==> flow/design.v <==
module b8Xb8_s16( 
  input clk,
  input rst_n, 
  input [7:0] in1_0  ,
  input [7:0] in1_1  ,
  input [7:0] in1_2  ,
  input [7:0] in1_3  ,
  input [7:0] in1_4  ,
  input [7:0] in1_5  ,
  input [7:0] in1_6  ,
  input [7:0] in1_7  ,
  input [7:0] in1_8  ,
  input [7:0] in1_9  ,
  input [7:0] in1_10 ,
  input [7:0] in1_11 ,
  input [7:0] in1_12 ,
  input [7:0] in1_13 ,
  input [7:0] in1_14 ,
  input [7:0] in1_15 ,
  input [7:0] in2_0  ,
  input [7:0] in2_1  ,
  input [7:0] in2_2  ,
  input [7:0] in2_3  ,
  input [7:0] in2_4  ,
  input [7:0] in2_5  ,
  input [7:0] in2_6  ,
  input [7:0] in2_7  ,
  input [7:0] in2_8  ,
  input [7:0] in2_9  ,
  input [7:0] in2_10 ,
  input [7:0] in2_11 ,
  input [7:0] in2_12 ,
  input [7:0] in2_13 ,
  input [7:0] in2_14 ,
  input [7:0] in2_15 ,
  output [11:0] out
  );
  reg [19:0] psum;
  reg [15:0] prod_0  ;
  reg [15:0] prod_1  ;
  reg [15:0] prod_2  ;
  reg [15:0] prod_3  ;
  reg [15:0] prod_4  ;
  reg [15:0] prod_5  ;
  reg [15:0] prod_6  ;
  reg [15:0] prod_7  ;
  reg [15:0] prod_8  ;
  reg [15:0] prod_9  ;
  reg [15:0] prod_10 ;
  reg [15:0] prod_11 ;
  reg [15:0] prod_12 ;
  reg [15:0] prod_13 ;
  reg [15:0] prod_14 ;
  reg [15:0] prod_15 ;
  always @(negedge rst_n or posedge clk) begin
    if (rst_n == 1'b0) begin
      prod_0  <= 16'b0;
      prod_1  <= 16'b0;
      prod_2  <= 16'b0;
      prod_3  <= 16'b0;
      prod_4  <= 16'b0;
      prod_5  <= 16'b0;
      prod_6  <= 16'b0;
      prod_7  <= 16'b0;
      prod_8  <= 16'b0;
      prod_9  <= 16'b0;
      prod_10 <= 16'b0;
      prod_11 <= 16'b0;
      prod_12 <= 16'b0;
      prod_13 <= 16'b0;
      prod_14 <= 16'b0;
      prod_15 <= 16'b0;
      psum <= 20'b0;
    end else begin
      prod_0  <= in1_0  * in2_0  ;
      prod_1  <= in1_1  * in2_1  ;
      prod_2  <= in1_2  * in2_2  ;
      prod_3  <= in1_3  * in2_3  ;
      prod_4  <= in1_4  * in2_4  ;
      prod_5  <= in1_5  * in2_5  ;
      prod_6  <= in1_6  * in2_6  ;
      prod_7  <= in1_7  * in2_7  ;
      prod_8  <= in1_8  * in2_8  ;
      prod_9  <= in1_9  * in2_9  ;
      prod_10 <= in1_10 * in2_10 ;
      prod_11 <= in1_11 * in2_11 ;
      prod_12 <= in1_12 * in2_12 ;
      prod_13 <= in1_13 * in2_13 ;
      prod_14 <= in1_14 * in2_14 ;
      prod_15 <= in1_15 * in2_15 ;
      psum <= prod_0  + prod_1  + prod_2  + prod_3
           + prod_4  + prod_5  + prod_6  + prod_7
           + prod_8  + prod_9  + prod_10 + prod_11
           + prod_12 + prod_13 + prod_14 + prod_15;
    end
  end
  assign out = psum[19:9];
endmodule
Step by step through the tools: b8Xb8_s16. Tool output for the design above, in the order of the flow. Line numbers count from 1 in the design file above. Operators carry their Yosys type and port widths (W data, S select, Z words). Library cell names are shortened. Not given: --

Design top: b8Xb8_s16. Clock input: clk. Cell library: sky130hd. Corner: tt_025C_1v80.

Word-level counts. Source: Yosys, flattened and elaborated, memories not mapped. Widths are those after wreduce; folded enables and synchronous resets count as part of the registers. Registers that Yosys merges into a memory's read port (data or address) are not register bits. Print and check cells do not count. Equal cells are merged and count once.

Register bits: 276. For bits in latches the number is 0. The figure for memory bits (writable) is 0. For memory bits (read-only) the number is 0. For word width x clocked read ports the number is 0. Under memory cells stands 0. For bits of input ports the number is 258. Under output and inout port bits stands 12. Under cells after elaboration stands 48.

Add/subtract/negate cells: 15. The figure for multipliers is 16. The figure for divide/modulo/power cells is 0. Under $lt $le $gt $ge stands 0. Equal/unequal tests: 0. For shift-type cells the number is 0. Muxes and demuxes: 0. The figure for bitwise logic cells is 0. For reductions and logical operators the number is 0.

Operators with widths (number): $mul A8 B8 Y16 (16); $add A20 B16 Y20 (11); $add A19 B16 Y20 (1); $add A18 B16 Y19 (1); $add A17 B16 Y18 (1); $add A16 B16 Y17 (1).

Depth. Depth = most cells in a row (Yosys ltp): at word level without a register or memory, in the mapped netlist without a sequential cell, where the memories' decode and read muxes count.

The figure for word-level depth is 15. The figure for ABC_AREA is 0. For mapped depth the number is 19.

Netlist. Source: synth_stat.txt of the flow (Yosys; design flattened, memories mapped). It holds for the ABC_AREA given above (unset counts as 0); a run with the other value may have another netlist. The area totals of this step are shown rounded.

Cell types: fa_1 (number 795, area in all 1.59E+04 sq um); ha_1 (number 602, area in all 7.53E+03 sq um); dfrtp_1 (number 267, area in all 6.68E+03 sq um); inv_1 (number 1113, area in all 4.18E+03 sq um); and2_1 (number 559, area in all 3.5E+03 sq um); nand2_1 (number 522, area in all 1.96E+03 sq um); xnor2_1 (number 153, area in all 1.34E+03 sq um); a21oi_1 (number 116, area in all 580.557 sq um); nor2_1 (number 107, area in all 401.635 sq um); o21ai_0 (number 59, area in all 295.283 sq um); a211oi_1 (number 36, area in all 270.259 sq um); o21a_1 (number 36, area in all 270.259 sq um); or3_1 (number 28, area in all 175.168 sq um); a21o_1 (number 23, area in all 172.666 sq um); nand2b_1 (number 26, area in all 162.656 sq um); nor3_1 (number 32, area in all 160.154 sq um); o31ai_1 (number 20, area in all 150.144 sq um); xor2_1 (number 17, area in all 148.893 sq um).

Not listed: further types 46, cells in them 173.

Under cells in the netlist stands 4684. Mapped area: 45160 sq um. The entry for flip-flops reads 267. Under buffers stands 3.

Worst setup path after synthesis. Path of least setup slack by OpenSTA after synthesis, without wires, with an ideal clock, recovery checks aside; 20% of the period is set as input and as output delay. Where synthesis merged equal registers, the netlist keeps one of their names.

Path type: input -> register. Start: in in1_3[5]. End: reg prod_3[15]. The figure for clock period is 7500 ps. The figure for input delay is 1500 ps. The figure for library setup time is 125 ps. The figure for arrival is 5231 ps. The figure for slack is 2144 ps. Delay of the path: 3856 ps. For stages on the path the number is 15. The entry for path buffers reads 1. For synthesis period reached the number is 5356 ps.

"delay of the path" is the arrival time less input delay plus setup time. "stages on the path": output pins that drive a net of the path, with the launching flip-flop's if there is one; two outputs of one cell count as two. "synthesis period reached" = period - worst setup slack (recovery checks aside). The figure is calculated, with input and output delays left at 20% of the set period. The rows between start and end are the longest chain of elaborated cells between them; the timing report does not say that the signal goes this way. Where chains are equally long, one stands for them. A line is the first line of the expression or statement that the cell stems from. Yosys adds cells for indexed reads and writes and turns some case tables into memories.

Path through: clkbuf_1 -> nand2_1 -> fa_1 -> fa_1 -> inv_1 -> fa_1 -> inv_1 -> fa_1 -> inv_1 -> ha_1 -> or3_1 -> o21a_1 -> a22o_1 -> o41a_1 -> xnor2_1. Length of the longest elaborated chain: 1.

RTL lines, path after synthesis: from (decl) (RTL line 7) `input [7:0] in1_3  ,`; $mul A8 B8 Y16 (RTL line 78) `prod_3  <= in1_3  * in2_3  ;`; to (assign) (RTL line 60) `prod_3  <= 16'b0;`; to (assign) (RTL line 78); to (decl) (RTL line 42) `reg [15:0] prod_3  ;`.

Timing after layout. Path of least setup slack in the final report of stored run 1 (OpenROAD, finished layout, wires in). Where an end is a register, its clock arrival counts in the times. The path's times are printed in steps of 10 ps; the period is the one set.

Path type: register -> register. Start: reg prod_6[9]. End: reg psum[19]. The figure for clock period is 6530 ps. The figure for library setup time is 130 ps. The figure for arrival is 6030 ps. The figure for slack is 930 ps. For stages on the path the number is 17. The entry for path buffers reads 0.

The rows between start and end are the longest chain of elaborated cells between them; the timing report does not say that the signal goes this way. Where chains are equally long, one stands for them.

Path through: dfrtp_1 -> fa_1 -> inv_1 -> fa_1 -> inv_1 -> fa_1 -> fa_1 -> fa_1 -> inv_1 -> fa_1 -> inv_1 -> ha_1 -> and4_1 -> a41oi_1 -> nand3b_1 -> a2111oi_0 -> nor3_1. Length of the longest elaborated chain: 10.

RTL lines, path post-layout: from (decl) (RTL line 45) `reg [15:0] prod_6  ;`; from (assign) (RTL line 63) `prod_6  <= 16'b0;`; from (assign) (RTL line 81) `prod_6  <= in1_6  * in2_6  ;`; $add A20 B16 Y20 x10 (RTL line 91) `psum <= prod_0  + prod_1  + prod_2  + prod_3`; to (assign) (RTL line 73) `psum <= 20'b0;`; to (assign) (RTL line 91); to (decl) (RTL line 38) `reg [19:0] psum;`.

Measured results for b8Xb8_s16: 5 stored runs of the Yosys and OpenROAD flow on sky130hd. The settings differ; the order carries no meaning. The constraints put input and output delay at 20% of the set period each and load the outputs with 0.01 pF. "achieved period" is the run's clock period less its worst setup slack. It is reckoned from that one timing run; input and output delays stay at 20% of the period that was set. The measured numbers are rounded.

Stored run 1 has these settings: CORE_MARGIN 3; CORE_UTILIZATION 69; GPL_TIMING_DRIVEN 1; SETUP_SLACK_MARGIN 0.55; period_ns 6.53; CAP_MARGIN 20; SLEW_MARGIN 20. The chip area in the Yosys report is 45,160 sq um. The area of the die is 68,550 sq um. The standard-cell area after layout stands at 49,890 sq um. The achieved period comes to 5,604 ps. For the worst setup slack after layout the run shows 926 ps.

Stored run 2 has these settings: period_ns 4.96; CAP_MARGIN 20; CORE_MARGIN 2; CORE_UTILIZATION 40; SLEW_MARGIN 20. The chip area in the Yosys report is 45,160 sq um. The area of the die is 115,600 sq um. The standard-cell area after layout stands at 56,000 sq um. The achieved period comes to 5,164 ps. For the worst setup slack after layout the run shows -204 ps.

Stored run 3 has these settings: CORE_UTILIZATION 17; period_ns 5.74; CAP_MARGIN 20; CORE_MARGIN 2; SLEW_MARGIN 20. The chip area in the Yosys report is 45,160 sq um. The area of the die is 269,800 sq um. The standard-cell area after layout stands at 54,790 sq um. The achieved period comes to 5,586 ps. For the worst setup slack after layout the run shows 154 ps.

Stored run 4 has these settings: ABC_AREA 1; CAP_MARGIN 40; CELL_PAD_IN_SITES_DETAIL_PLACEMENT 0; CELL_PAD_IN_SITES_GLOBAL_PLACEMENT 1; CTS_CLUSTER_DIAMETER 36; CTS_CLUSTER_SIZE 68; GPL_TIMING_DRIVEN 0; HOLD_SLACK_MARGIN 0.02; SETUP_SLACK_MARGIN 0.05; SLEW_MARGIN 10; TNS_END_PERCENT 15; period_ns 5.46; CORE_MARGIN 2; CORE_UTILIZATION 40. The chip area in the Yosys report is 47,390 sq um. The area of the die is 121,200 sq um. The standard-cell area after layout stands at 51,080 sq um. The achieved period comes to 5,202 ps. For the worst setup slack after layout the run shows 258 ps.

Stored run 5 has these settings: ABC_AREA 0; CAP_MARGIN 15; CELL_PAD_IN_SITES_DETAIL_PLACEMENT 0; CELL_PAD_IN_SITES_GLOBAL_PLACEMENT 1; CORE_UTILIZATION 57; GPL_TIMING_DRIVEN 1; MAX_ROUTING_LAYER met5; PLACE_DENSITY_LB_ADDON 0.23; SETUP_SLACK_MARGIN 1.0; period_ns 7.83; CORE_MARGIN 2; SLEW_MARGIN 20. The chip area in the Yosys report is 45,160 sq um. The area of the die is 81,490 sq um. The standard-cell area after layout stands at 50,140 sq um. The achieved period comes to 5,707 ps. For the worst setup slack after layout the run shows 2,123 ps.
